==> flow/design.v <==
`timescale 1ns / 1ps
module fixed_point_linear #(
    parameter INTEGER_W = 16,
    parameter FRACTIONAL_W = 16,
    parameter VALUE_OG_WIDTH = INTEGER_W + FRACTIONAL_W,
    parameter K_WIDTH = 32,  
    parameter B_WIDTH = INTEGER_W + FRACTIONAL_W,
    parameter VALUE_OUT_WIDTH = INTEGER_W + FRACTIONAL_W,
    parameter MULT_RESULT_WIDTH = VALUE_OG_WIDTH + K_WIDTH
) (
    input  logic clk,
    input  logic rst_n,
    input  logic signed [VALUE_OG_WIDTH-1:0] value_og,
    input  logic signed [K_WIDTH-1:0] k,
    input  logic signed [B_WIDTH-1:0] b,
    input  logic                      valid_i,
    output logic                      ready_o,
    input  logic                      ready_i,
    output logic                      valid_o,
    output logic signed [VALUE_OUT_WIDTH-1:0] value_out
);
    logic signed [VALUE_OG_WIDTH-1:0] value_og_reg;
    logic signed [K_WIDTH-1:0] k_reg;
    logic signed [B_WIDTH-1:0] b_reg;
    logic signed [MULT_RESULT_WIDTH-1:0] multiplication_reg;
    logic signed [MULT_RESULT_WIDTH-1:0] scaled_mult_reg;
    logic signed [VALUE_OUT_WIDTH-1:0] value_out_reg;
    logic valid_stage1, valid_stage2, valid_stage3, valid_stage4;
    logic signed [MULT_RESULT_WIDTH-1:0] multiplication;
    logic signed [MULT_RESULT_WIDTH-1:0] scaled_mult;
    logic signed [MULT_RESULT_WIDTH-1:0] addition;
    logic signed [VALUE_OUT_WIDTH-1:0] max_positive;
    logic signed [VALUE_OUT_WIDTH-1:0] max_negative;
    assign ready_o = ~valid_stage1 || (valid_stage1 && ready_i);
    always_ff @(posedge clk) begin
        if (!rst_n) begin
            value_og_reg <= '0;
            k_reg <= '0;
            b_reg <= '0;
            valid_stage1 <= 1'b0;
        end else begin
            if (ready_o) begin  
                value_og_reg <= value_og;
                k_reg <= k;
                b_reg <= b;
                valid_stage1 <= valid_i;
            end
        end
    end
    always_ff @(posedge clk) begin
        if (!rst_n) begin
            multiplication_reg <= '0;
            valid_stage2 <= 1'b0;
        end else begin
            if (valid_stage1) begin  
                multiplication_reg <= value_og_reg * k_reg;
                valid_stage2 <= valid_stage1;
            end else begin
                valid_stage2 <= 1'b0;
            end
        end
    end
    assign multiplication = multiplication_reg;
    always_ff @(posedge clk) begin
        if (!rst_n) begin
            scaled_mult_reg <= '0;
            valid_stage3 <= 1'b0;
        end else begin
            if (valid_stage2) begin  
                scaled_mult_reg <= multiplication >>> FRACTIONAL_W;  
                valid_stage3 <= valid_stage2;
            end else begin
                valid_stage3 <= 1'b0;
            end
        end
    end
    assign scaled_mult = scaled_mult_reg;
    always_ff @(posedge clk) begin
        if (!rst_n) begin
            value_out_reg <= '0;
            valid_stage4 <= 1'b0;
        end else begin
            if (valid_stage3) begin  
                addition = scaled_mult + {{(MULT_RESULT_WIDTH-B_WIDTH){b_reg[B_WIDTH-1]}}, b_reg};
                max_positive = (1 << (VALUE_OUT_WIDTH-1)) - 1;   
                max_negative = -(1 << (VALUE_OUT_WIDTH-1));      
                if ($signed(addition) > $signed(max_positive)) begin
                    value_out_reg <= max_positive;
                end else if ($signed(addition) < $signed(1'b0)) begin
                    value_out_reg <= 0;
                end else begin
                    value_out_reg <= addition[VALUE_OUT_WIDTH-1:0];
                end
                valid_stage4 <= valid_stage3;
            end else begin
                valid_stage4 <= 1'b0;
            end
        end
    end
    always_ff @(posedge clk) begin
        if (!rst_n) begin
            valid_o <= 1'b0;
            value_out <= '0;
        end else begin
            if (ready_i) begin  
                valid_o <= valid_stage4;
                value_out <= value_out_reg;
            end
        end
    end
endmodule
`timescale 1ns / 1ps
module fifo #(
    parameter DATA_WIDTH = 32,
    parameter DEPTH = 16,
    parameter START_NUMBER = 0
)(
    input  logic clk,
    input  logic reset_n,
    output  logic [DATA_WIDTH-1:0] s_axis_tdata,
    output  logic s_axis_tvalid,
    input logic s_axis_tready,
    input logic [DATA_WIDTH-1:0] m_axis_tdata,
    input logic m_axis_tvalid,
    output  logic m_axis_tready
);
    logic [DATA_WIDTH-1:0] mem [0:DEPTH-1];
    logic [$clog2(DEPTH)-1:0] wr_ptr;
    logic [$clog2(DEPTH)-1:0] rd_ptr;
    logic [$clog2(DEPTH):0] count;
    logic full, empty;
    assign full = (count == DEPTH);
    assign empty = (count == 0);
    assign m_axis_tready = !full;  
    assign s_axis_tvalid = (!empty);
    always_ff @(posedge clk or negedge reset_n) begin
        if (!reset_n) begin
            wr_ptr <= 0;
            rd_ptr <= 0;
            count <= START_NUMBER;
            s_axis_tdata <= 0;
        end else begin
            if (m_axis_tvalid && m_axis_tready) begin
                mem[wr_ptr] <= m_axis_tdata;
                wr_ptr <= (wr_ptr == DEPTH-1) ? 0 : wr_ptr + 1;
            end
            if (s_axis_tvalid && s_axis_tready ) begin
                s_axis_tdata <= mem[rd_ptr];
                rd_ptr <= (rd_ptr == DEPTH-1) ? 0 : rd_ptr + 1;
            end
            case ({m_axis_tvalid && m_axis_tready, s_axis_tvalid && s_axis_tready})
                2'b01: count <= count - 1;   
                2'b10: count <= count + 1;   
                2'b11: count <= count;       
                default: ;                   
            endcase
        end
    end
endmodule
`timescale 1ns / 1ps
module parallel_DAC #(     
    parameter FIFO_DEPTH = 4,
    parameter DATA_WIDTH = 32,
    parameter START_NUMBER = 4       
)(
    input logic      in_clk,
    input logic      in_reset,
    input logic      in_sdo, 
    input logic [DATA_WIDTH-1:0] in_data,
    input logic      valid, 
    output logic      ready,
    output logic     out_sclk,
    output logic     out_ss,
    output logic     out_sdio,
    output logic     out_busy,
    output logic        sel_1_0,
    output logic        sel_1_1,
    output logic        sel_2_0,
    output logic        sel_2_1,
    output logic        AS2_r,
    output logic [15:0] out_data
);
    logic      in_start;
    logic [5:0] timer;
    logic sclk, sclk_buf;
    logic sdio, ss, busy;
    logic [15:0] dout;
    logic [7:0] counter_data;
    logic [3:0] timer_sclk;
    logic [5:0] timer_delay;
    logic [15:0] data;
    logic sclk_pos; assign sclk_pos = ~sclk_buf & sclk;
    logic sclk_neg; assign sclk_neg = ~sclk & sclk_buf;
    logic     data_went;
    assign data [15:0] = in_data[15:0];
    assign out_sdio = sdio;
    assign out_sclk = sclk;
    assign out_ss = ss;
    assign out_busy = busy;
    logic [2:0] sel_r;
    logic block;
    always_ff @(posedge in_clk or negedge in_reset) begin
        if(!in_reset) begin
            timer_sclk <= 4'd0;
        end else begin
            timer_sclk <= (in_start && (timer_sclk < 4'd5)) ? 
                         timer_sclk + 1 : 4'd0;
        end
    end
    always_ff @(posedge in_clk or negedge in_reset) begin
        if(!in_reset) begin
            in_start <= 'd0;
        end else if (valid && ready ) begin
            in_start <= 1'b1;
        end else if (timer_delay == 6'd30 )
            in_start <= 'd0;
    end
    always_ff @(posedge in_clk or negedge in_reset) begin
        if(!in_reset) begin
            out_data <= 'd0;
        end else if (in_start) begin
            if (timer_delay == 6'd29) begin
                out_data <= data;
            end 
        end
    end
    always_ff @(posedge in_clk or negedge in_reset) begin
        if(!in_reset) begin
            sclk <= 1'b1;
        end else begin
            if(in_start) begin
                if(timer_sclk == 4'd4 && counter_data != 8'd16) 
                    sclk <= ~sclk;
                else if(counter_data == 8'd16) 
                    sclk <= 1'b1;
            end else begin
                sclk <= 1'b1;
            end
        end
    end
    always_ff @(posedge in_clk or negedge in_reset) begin
        if(!in_reset) begin
            sclk_buf <= 1'b1;
        end else begin
            sclk_buf <= sclk;
        end
    end
    always_ff @(posedge in_clk or negedge in_reset) begin
        if(!in_reset) begin
            counter_data <= 8'd0;
        end else begin
            if(in_start) begin
                if(sclk_pos && (counter_data < 8'd16)) 
                    counter_data <= counter_data + 1;
                else if( !in_start)
                    counter_data <= 8'd0;
            end else begin
                counter_data <= 8'd0;
            end
        end
    end
    always_ff @(posedge in_clk or negedge in_reset) begin
        if(!in_reset) begin
            dout <= 16'd0;
            block <= 0;
        end else begin
            if(in_start && !block) begin
                if(counter_data == 8'd0) begin
                    dout <= in_data[31:16];
                end else if((counter_data > 0) && (counter_data < 16) && sclk_neg) begin
                    dout <= {dout[14:0], 1'b0};
                end else if(counter_data == 16)
                 block <= 1'b1;   
            end else if (!in_start) begin
                block <= 1'b0;
            end
        end
    end
        always_comb begin
        if(!in_reset) begin
            ready <= 1'b0;
        end else begin
            if (valid && !in_start) begin
                ready <= 1'b1;
            end else  begin
                ready <= 1'b0;
            end
        end
    end
    always_ff @(posedge in_clk or negedge in_reset) begin
        if(!in_reset) begin
            sdio <= 1'b0;
        end else begin
            sdio <= (in_start) ? dout[15] : 1'b0;
        end
    end
    always_ff @(posedge in_clk or negedge in_reset) begin
        if(!in_reset) begin
            timer_delay <= 6'd0;
        end else begin
            if(in_start) begin
                if((counter_data == 8'd16) && (timer_delay < 6'd30)) 
                    timer_delay <= timer_delay + 1;
                else if(counter_data != 8'd16) 
                    timer_delay <= 6'd0;
            end else begin
                timer_delay <= 6'd0;
            end
        end
    end
    always_ff @(posedge in_clk or negedge in_reset) begin
        if(!in_reset) begin
            ss <= 1'b1;
        end else begin
            ss <= (busy) ? 1'b0 : 1'b1;
        end
    end
    always_ff @(posedge in_clk or negedge in_reset) begin
        if(!in_reset) begin
            busy <= 1'b0;
            data_went <= 1'b0; 
        end else begin
            if( in_start) begin
                busy <= (timer_delay != 6'd30);          
                data_went <= (timer_delay == 6'd29); 
            end else begin
                busy <= 1'b0;
            end
        end
    end
     always_ff @(posedge in_clk) begin
    if (!in_reset) begin
        sel_r <= 'b0;
        AS2_r <= 1'b0;
    end else if (data_went) begin
            sel_r<=sel_r + 1'b1;
       end else if(sel_r == 3'b010) begin
            AS2_r <= 1'b1;
        end else if(sel_r == 3'b100) begin
            sel_r <= 'b0;
            AS2_r <= 1'b0;
        end
end
assign sel_1_0 = (sel_r == 3'b001);
assign sel_1_1 = (sel_r == 3'b010);
assign sel_2_0 = (sel_r == 3'b011);
assign sel_2_1 = (sel_r == 3'b100);
endmodule
`timescale 1ns / 1ps
module top#(       
    parameter FIFO_DEPTH = 16,
    parameter DATA_WIDTH = 32,
    parameter START_NUMBER = 0    
)(
    input  logic        GCLK,
    input  logic        OTG_RESETN,
    input  logic [DATA_WIDTH-1:0] wdatax,
    input  logic [DATA_WIDTH-1:0] wdatay,
    input  logic        validx,
    input  logic        validy,
    input  logic [DATA_WIDTH-1:0] kx_u,
    input  logic [DATA_WIDTH-1:0] bx_u,
    input  logic [DATA_WIDTH-1:0] kx_c,
    input  logic [DATA_WIDTH-1:0] bx_c,
    input  logic [DATA_WIDTH-1:0] ky_u,
    input  logic [DATA_WIDTH-1:0] by_u,
    input  logic [DATA_WIDTH-1:0] ky_c,
    input  logic [DATA_WIDTH-1:0] by_c,
    output logic        sel_1_0,
    output logic        sel_1_1,
    output logic        sel_2_0,
    output logic        sel_2_1,
    output logic        AS2_r,
    output  logic       wready,
    output logic        JB1,
    output logic        JB2,
    output logic        JB3,
    output logic        JB4,
    output logic        JB7,
    output logic        JB8,
    output logic        JB9,
    output logic        JB10,
    output logic        JA1,
    output logic        JA2,
    output logic        JA3,
    output logic        JA4,
    output logic        JA7,
    output logic        JA8,
    output logic        JA9,
    output logic        JA10,
    output logic        JC1_N,
    output logic        JC1_P,
        input logic        JC2_N,
    output logic        JC2_P,
    output logic        JC3_P
);
 assign JC1_P = 1'b0;
 logic [31:0]  in_data;
 logic  in_valid;
 logic in_ready;
    logic                  u_ready;
    logic                  u_valid;
    logic [DATA_WIDTH-1:0] u_data;
    logic                  c_ready;
    logic                  c_valid;
    logic [DATA_WIDTH-1:0] c_data;  
    logic [DATA_WIDTH-1:0] k_u;
    logic [DATA_WIDTH-1:0] b_u;
    logic [DATA_WIDTH-1:0] k_c;
    logic [DATA_WIDTH-1:0] b_c;
    logic [DATA_WIDTH-1:0] wdata;
    logic  wvalid;
    logic  store_valid;
    logic  done; 
always_ff @(posedge GCLK or negedge OTG_RESETN) begin
    if (!OTG_RESETN) begin
        store_valid <= 1'b0;
        done<= 1'b0;
    end else begin
        if (validx && validy) begin
            store_valid <= validy;
            done <= validy;
        end else if (!validx && !validy && u_valid) begin
            done <= store_valid;
            store_valid <=1'b0;
        end
    end
end
always_ff @(posedge GCLK or negedge OTG_RESETN) begin
        if (!OTG_RESETN) begin
        wdata <= '0;
        k_u <= '0;
        b_u <= '0;
        k_c <= '0;
        b_c <= '0;
        wvalid <= 1'b0;
    end else if (validx) begin
        wdata <= wdatax;
        k_u <= kx_u;
        b_u <= bx_u;
        wvalid <= validx;
    end else if (u_valid) begin
        if (store_valid) begin
            wdata <= wdatay;
            k_u <= ky_u;
            b_u <= by_u;
            k_c <= kx_c;
            b_c <= bx_c;
            wvalid <= u_valid;
        end else if (done) begin
            k_c <= ky_c;
            b_c <= by_c;
        end
    end else begin
        wdata <= '0;
        wvalid <= 1'b0;
    end
end
parallel_DAC #(
    .FIFO_DEPTH(FIFO_DEPTH),
    .DATA_WIDTH(DATA_WIDTH),
    .START_NUMBER(START_NUMBER)
)dac_inst (
    .in_clk(GCLK),
    .in_reset(OTG_RESETN),
    .in_sdo(JC2_N), 
    .in_data(in_data),
    .out_sclk(JC2_P),
    .out_ss(JC1_N),
    .out_sdio(JC3_P),
    .out_busy(),
    .AS2_r(AS2_r),
    .valid(in_valid), 
    .sel_1_0(sel_1_0),
    .sel_1_1(sel_1_1),
    .sel_2_0(sel_2_0),
    .sel_2_1(sel_2_1),
    .ready(in_ready),
    .out_data({JA1,JA2,JA3,JA4,JA7,JA8,JA9,JA10,JB1,JB2,JB3,JB4,JB7,JB8,JB9,JB10})
);
    fifo #(
        .DATA_WIDTH(DATA_WIDTH),
        .DEPTH(FIFO_DEPTH)
    ) fifo_inst (
        .clk(GCLK),
        .reset_n(OTG_RESETN),
        .s_axis_tdata(in_data),
        .s_axis_tvalid(in_valid),
        .s_axis_tready(in_ready),
        .m_axis_tdata({wdata[31:16],c_data[31:16]}),
        .m_axis_tvalid(c_valid),
        .m_axis_tready(c_ready)
    );
fixed_point_linear mult_u (
    .clk(GCLK),
    .rst_n(OTG_RESETN),
    .value_og({wdata[15:0],16'b0}),
    .k(k_u),
    .b(b_u),
    .valid_i(wvalid),
    .ready_o(wready),
    .ready_i(u_ready),
    .valid_o(u_valid),
    .value_out(u_data)
);
fixed_point_linear mult_code (
    .clk(GCLK),
    .rst_n(OTG_RESETN),
    .value_og(u_data),
    .k(k_c),
    .b(b_c),
    .valid_i(u_valid),
    .ready_o(u_ready),
    .ready_i(c_ready),
    .valid_o(c_valid),
    .value_out(c_data)
);
endmodule
# Reports on top
# Tool output for the design above, in the order of the flow.
# Line numbers count from 1 in the design file above.
# A cell with n/a has no value.
dict set report inputs {
  design {top}
  clock {GCLK}
  library {sky130hd}
  lib_corner {tt_025C_1v80}
}

# After elaboration
# Counts by Yosys on the flattened word-level netlist (proc, flatten, opt, wreduce). Print and check cells are left out.
dict set report op_classes {
  add_sub_neg 10
  mul 2
  n_div 0
  cmp 9
  eq_ne 52
  n_shift 0
  n_mux 61
  bitwise 8
  n_reduce_logical 59
}
# op count
set op_table {}
lappend op_table {{32-bit by 32-bit multiplier with 64-bit output} 1}
lappend op_table {{16-bit by 32-bit multiplier with 48-bit output} 1}
lappend op_table {{32-bit 2-to-1 mux} 17}
lappend op_table {{32-bit case mux with 16-bit select} 1}
lappend op_table {{64-bit by 1-bit < comparator with 1-bit output with constant B} 2}
lappend op_table {{64-bit by 32-bit > comparator with 1-bit output with constant B} 2}
lappend op_table {{48-bit by 32-bit adder with 49-bit output} 2}
lappend op_table {{4-bit == test with constant B} 16}
lappend op_table {{3-bit AND reduction} 17}
lappend op_table {{4-bit by 3-bit == test with 1-bit output with constant B} 9}
lappend op_table {{16-bit 2-to-1 mux} 2}
lappend op_table {{1-bit 2-to-1 mux} 29}
lappend op_table {{2-bit nonzero test} 9}
lappend op_table {{6-bit 2-to-1 mux} 3}
lappend op_table {{4-bit by 2-bit == test with 1-bit output with constant B} 4}
lappend op_table {{8-bit by 5-bit < comparator with 1-bit output with constant B} 2}
lappend op_table {{8-bit 2-to-1 mux} 2}
lappend op_table {{1-bit logical AND} 15}
lappend op_table {{4-bit by 1-bit adder with 4-bit output with constant B} 3}
lappend op_table {{6-bit by 5-bit == test with 1-bit output with constant B} 2}
lappend op_table {{4-bit 2-to-1 mux} 3}
lappend op_table {{2-bit AND reduction} 5}
lappend op_table {{5-bit case mux with 2-bit select} 1}
lappend op_table {{3-bit inequality test with constant B} 3}
lappend op_table {{3-bit 2-to-1 mux} 3}
lappend op_table {{2-bit inequality test with constant B} 4}
lappend op_table {{4-bit by 1-bit == test with 1-bit output with constant B} 2}
lappend op_table {{4-bit zero test} 2}
# Not listed: further kinds 25, cells in them 39.
dict set report bits {
  reg_bits 1320
  latchBits 0
  mem_bits_rw 0
  rom_bits 0
  clocked_rd_ports_x_width 0
  mem_count 0
  in_bits 325
  output_inout_bits 26
}

# Longest topological paths
# Longest topological path by Yosys (ltp), each cell counted once; first at word level (registers and memories cut), then after technology mapping (sequential cells cut; the memories' decode and read muxes count).
dict set report logic_depth {
  depth_word 8
  abc_area 0
  depth_mapped 30
}

# Synthesis result
# Source: synth_stat.txt of the flow (Yosys; design flattened, memories mapped). It holds for the ABC_AREA given above (unset counts as 0); a run with the other value may have another netlist.
# type count
set types {}
lappend types {sky130_fd_sc_hd__fa_1 1570}
lappend types {sky130_fd_sc_hd__edfxtp_1 512}
lappend types {sky130_fd_sc_hd__dfxtp_1 478}
lappend types {sky130_fd_sc_hd__dfrtp_1 263}
lappend types {sky130_fd_sc_hd__nand2_1 1510}
lappend types {sky130_fd_sc_hd__inv_1 1479}
lappend types {sky130_fd_sc_hd__ha_1 415}
lappend types {sky130_fd_sc_hd__and2_1 727}
lappend types {sky130_fd_sc_hd__mux2i_1 346}
lappend types {sky130_fd_sc_hd__a21oi_1 514}
lappend types {sky130_fd_sc_hd__clkbuf_1 547}
lappend types {sky130_fd_sc_hd__o21ai_0 300}
lappend types {sky130_fd_sc_hd__nor2_1 354}
lappend types {sky130_fd_sc_hd__a22oi_1 163}
lappend types {sky130_fd_sc_hd__xnor2_1 123}
lappend types {sky130_fd_sc_hd__a21o_1 95}
lappend types {sky130_fd_sc_hd__xor2_1 64}
lappend types {sky130_fd_sc_hd__nand4_1 79}
# Other cell types: 75; their cells: 772.
dict set report synth_totals {
  stdcells 10311
  mapped_area_um2 104390.1
  seq_area_um2 31604.1
  ff_cells 1256
  buf_cells 591
}
# The figures by module come from a second, unflattened synthesis with its own total; it is not the netlist above.
dict set report hier_totals {
  cells_unflattened 12527
  area_unflattened_um2 126635.2
}
# Each row is one instance without its submodules.
# module instances n_cells area_um2
set by_module {}
lappend by_module {fixed_point_linear 2 5142 47088.9}
lappend by_module {fifo 1 1340 21604.5}
lappend by_module {top 1 639 7941.4}
lappend by_module {parallel_DAC 1 264 2911.5}

# Worst setup path after synthesis
# OpenSTA on the mapped netlist: ideal clock, no wires. The path of least setup slack (recovery checks aside). Input and output delay are each 20% of the period. Register names are those of the netlist, which keeps one name where synthesis merged equal registers.
dict set report synth_timing {
  kind {reg2reg}
  start {reg mult_code.k_reg[2]}
  end {reg mult_code.multiplication_reg[60]}
  clock_period_ps 10000
  setup_ps 124
  t_first_pin_ps 0
  arrival_time_ps 7679
  t_required_ps 9876
  path_slack_ps 2197
  delay_ps 7803
  stages 27
  synth_period_reached_ps 7803
}
# "delay_ps" is the arrival time less input delay plus setup time.
# "stages" counts driving pins, that of a launching flip-flop among them; a cell with two outputs on the path counts twice.
# "synth_period_reached_ps" is the clock period less the worst setup slack; recovery checks do not enter. This is arithmetic on one report: input and output delays are still those of the set period (20% each).
# Between the ends stands the longest chain of elaborated cells between them, by number of cells; it is not shown to be the way that was timed. Of several equally long chains one is given.
# Each line given opens the expression or statement behind the cell; cells for indexed reads and writes are added by Yosys, which also makes memories of some case tables.
dict set report synth_between {
  path_cell_list {sky130_fd_sc_hd__dfxtp_1 > sky130_fd_sc_hd__clkbuf_1 > sky130_fd_sc_hd__nand2_1 > sky130_fd_sc_hd__inv_1 > sky130_fd_sc_hd__fa_1 > sky130_fd_sc_hd__fa_1 > sky130_fd_sc_hd__fa_1 > sky130_fd_sc_hd__fa_1 > sky130_fd_sc_hd__inv_1 > sky130_fd_sc_hd__fa_1 > sky130_fd_sc_hd__inv_1 > sky130_fd_sc_hd__fa_1 > sky130_fd_sc_hd__inv_1 > sky130_fd_sc_hd__fa_1 > sky130_fd_sc_hd__inv_1 > sky130_fd_sc_hd__fa_1 > sky130_fd_sc_hd__ha_1 > sky130_fd_sc_hd__a21o_1 > sky130_fd_sc_hd__a21oi_1 > sky130_fd_sc_hd__and3_1 > sky130_fd_sc_hd__o211ai_1 > sky130_fd_sc_hd__a41oi_1 > sky130_fd_sc_hd__nand3b_1 > sky130_fd_sc_hd__o21ai_0 > sky130_fd_sc_hd__a21o_1 > sky130_fd_sc_hd__a211oi_1 > sky130_fd_sc_hd__o31ai_1}
  elab_chain_len 1
}
# item line_no
set synth_rtl {}
lappend synth_rtl {{start: declaration} 23} ;# logic signed [K_WIDTH-1:0] k_reg;
lappend synth_rtl {{start: assignment} 38} ;# k_reg <= '0;
lappend synth_rtl {{start: assignment} 44} ;# k_reg <= k;
lappend synth_rtl {{32-bit by 32-bit multiplier with 64-bit output} 56} ;# multiplication_reg <= value_og_reg * k_reg;
lappend synth_rtl {{end: assignment} 52} ;# multiplication_reg <= '0;
lappend synth_rtl {{end: assignment} 56}
lappend synth_rtl {{end: declaration} 25} ;# logic signed [MULT_RESULT_WIDTH-1:0] multiplication_reg;

# Timing after layout
# From the final timing report of run 1: the path of least setup slack in the routed layout; clock arrival at registers is part of the times.
# The report prints the path's times to 10 ps; the period is as set.
dict set report layout_timing {
  kind {reg2reg}
  start {reg mult_code.value_og_reg[18]}
  end {reg mult_code.multiplication_reg[60]}
  clock_period_ps 9150
  setup_ps 90
  t_first_pin_ps 800
  arrival_time_ps 9360
  t_required_ps 9840
  path_slack_ps 480
  stages 26
}
# Between the ends stands the longest chain of elaborated cells between them, by number of cells; it is not shown to be the way that was timed. Of several equally long chains one is given.
dict set report layout_between {
  path_cell_list {sky130_fd_sc_hd__dfxtp_2 > sky130_fd_sc_hd__buf_4 > sky130_fd_sc_hd__nand2_1 > sky130_fd_sc_hd__fa_1 > sky130_fd_sc_hd__fa_1 > sky130_fd_sc_hd__fa_1 > sky130_fd_sc_hd__fa_1 > sky130_fd_sc_hd__inv_1 > sky130_fd_sc_hd__fa_1 > sky130_fd_sc_hd__fa_1 > sky130_fd_sc_hd__fa_1 > sky130_fd_sc_hd__fa_1 > sky130_fd_sc_hd__ha_1 > sky130_fd_sc_hd__and3_2 > sky130_fd_sc_hd__and2_1 > sky130_fd_sc_hd__nand4_1 > sky130_fd_sc_hd__a211oi_2 > sky130_fd_sc_hd__nor2_2 > sky130_fd_sc_hd__buf_4 > sky130_fd_sc_hd__o211ai_1 > sky130_fd_sc_hd__a41oi_2 > sky130_fd_sc_hd__nand3b_1 > sky130_fd_sc_hd__o21ai_2 > sky130_fd_sc_hd__a21o_1 > sky130_fd_sc_hd__a211oi_1 > sky130_fd_sc_hd__o31ai_1}
  elab_chain_len 1
}
# item line_no
set layout_rtl {}
lappend layout_rtl {{start: declaration} 22} ;# logic signed [VALUE_OG_WIDTH-1:0] value_og_reg;
lappend layout_rtl {{start: assignment} 37} ;# value_og_reg <= '0;
lappend layout_rtl {{start: assignment} 43} ;# value_og_reg <= value_og;
lappend layout_rtl {{32-bit by 32-bit multiplier with 64-bit output} 56} ;# multiplication_reg <= value_og_reg * k_reg;
lappend layout_rtl {{end: assignment} 52} ;# multiplication_reg <= '0;
lappend layout_rtl {{end: assignment} 56}
lappend layout_rtl {{end: declaration} 25} ;# logic signed [MULT_RESULT_WIDTH-1:0] multiplication_reg;

# Module top, platform sky130hd: 6 stored runs of the flow (Yosys, OpenROAD) with differing settings, in no particular order. Input and output delays are each 20% of the period that was set; the output load is 0.01 pF.
# By "period_less_ws_ps" is meant the clock period of the run minus its worst setup slack. This is arithmetic on one report: input and output delays are still those of the set period (20% each).
# "worst_setup_path_time_ps" is the time allowed to the run's worst setup path (the clock period less input and output delay, where it has them) less its slack. Clock arrival times count: a late capture clock shortens it, a late launch clock lengthens it.
# By "design_power_mw" is meant OpenSTA's value without simulated activity: inputs other than the clock are taken to toggle once in ten clock periods, and the tool carries that through the logic.
# "worst_setup_path_time_ps" is known to 10 ps.
run="run 1" settings ABC_AREA=0 CAP_MARGIN=30 CELL_PAD_IN_SITES_GLOBAL_PLACEMENT=2 CORE_ASPECT_RATIO=1.3 CORE_MARGIN=8 CORE_UTILIZATION=36 CTS_CLUSTER_SIZE=88 GPL_ROUTABILITY_DRIVEN=1 GPL_TIMING_DRIVEN=0 HOLD_SLACK_MARGIN=0.21 PLACE_DENSITY_LB_ADDON=0.01 SETUP_SLACK_MARGIN=0.35 SLEW_MARGIN=25 TNS_END_PERCENT=5 period_ns=9.15
run="run 1" results synthArea_um2=104390.1 period_less_ws_ps=8671 util_pct=41.9 die_um2=307607.0 timing.setup.ws_ps=479 design_power_mw=17.639 final_hold_ws_ps=355 finish.stdcell_area_um2=120951.0 worst_setup_path_time_ps=8670 path_kind="reg2reg" total_negative_slack_ps=0
run="run 2" settings CAP_MARGIN=35 CELL_PAD_IN_SITES_DETAIL_PLACEMENT=0 CELL_PAD_IN_SITES_GLOBAL_PLACEMENT=2 CORE_ASPECT_RATIO=1.51 CORE_MARGIN=6 CORE_UTILIZATION=67 CTS_CLUSTER_DIAMETER=242 CTS_CLUSTER_SIZE=86 GPL_ROUTABILITY_DRIVEN=1 GPL_TIMING_DRIVEN=0 MIN_ROUTING_LAYER="met1" PLACE_DENSITY_LB_ADDON=0.29 SETUP_SLACK_MARGIN=1.69 SLEW_MARGIN=35 period_ns=16.0
run="run 2" outcome="unfinished; error FLW-0024 in placement"
run="run 3" settings CAP_MARGIN=35 CELL_PAD_IN_SITES_DETAIL_PLACEMENT=0 CELL_PAD_IN_SITES_GLOBAL_PLACEMENT=2 CORE_ASPECT_RATIO=1.51 CORE_MARGIN=6 CORE_UTILIZATION=43 CTS_CLUSTER_DIAMETER=242 CTS_CLUSTER_SIZE=10 GPL_ROUTABILITY_DRIVEN=1 GPL_TIMING_DRIVEN=1 MIN_ROUTING_LAYER="met1" PLACE_DENSITY_LB_ADDON=0.29 SETUP_SLACK_MARGIN=1.69 SLEW_MARGIN=35 period_ns=16.0
run="run 3" results synthArea_um2=104390.1 period_less_ws_ps=10487 util_pct=47.9 die_um2=254987.0 timing.setup.ws_ps=5513 design_power_mw=9.120 final_hold_ws_ps=350 finish.stdcell_area_um2=115172.0 worst_setup_path_time_ps=10490 path_kind="reg2reg" total_negative_slack_ps=0
run="run 4" settings ABC_AREA=0 CAP_MARGIN=30 CORE_ASPECT_RATIO=1.3 CORE_MARGIN=8 CORE_UTILIZATION=36 CTS_CLUSTER_SIZE=88 GPL_ROUTABILITY_DRIVEN=1 GPL_TIMING_DRIVEN=0 PLACE_DENSITY_LB_ADDON=0.01 SETUP_SLACK_MARGIN=0.35 SLEW_MARGIN=25 TNS_END_PERCENT=5 period_ns=9.15
run="run 4" results synthArea_um2=104390.1 period_less_ws_ps=8637 util_pct=41.8 die_um2=307607.0 timing.setup.ws_ps=513 design_power_mw=17.268 final_hold_ws_ps=361 finish.stdcell_area_um2=120688.0 worst_setup_path_time_ps=8640 path_kind="reg2reg" total_negative_slack_ps=0
run="run 5" settings CORE_UTILIZATION=40 PLACE_DENSITY=0.6 period_ns=12.8 CAP_MARGIN=20 CORE_MARGIN=2 SLEW_MARGIN=20
run="run 5" results synthArea_um2=104390.1 period_less_ws_ps=9764 util_pct=44.8 die_um2=265076.0 timing.setup.ws_ps=3036 design_power_mw=11.663 final_hold_ws_ps=369 finish.stdcell_area_um2=116138.0 worst_setup_path_time_ps=9760 path_kind="reg2reg" total_negative_slack_ps=0
run="run 6" settings CORE_MARGIN=9 CORE_UTILIZATION=69 CTS_CLUSTER_DIAMETER=375 GPL_TIMING_DRIVEN=0 MAX_ROUTING_LAYER="met5" PLACE_DENSITY=0.85 SETUP_SLACK_MARGIN=2.99 SLEW_MARGIN=0 period_ns=16.8 CAP_MARGIN=20
run="run 6" results synthArea_um2=104390.1 period_less_ws_ps=11389 util_pct=77.3 die_um2=165616.0 timing.setup.ws_ps=5411 design_power_mw=9.255 final_hold_ws_ps=358 finish.stdcell_area_um2=116118.0 worst_setup_path_time_ps=11390 path_kind="reg2reg" total_negative_slack_ps=0
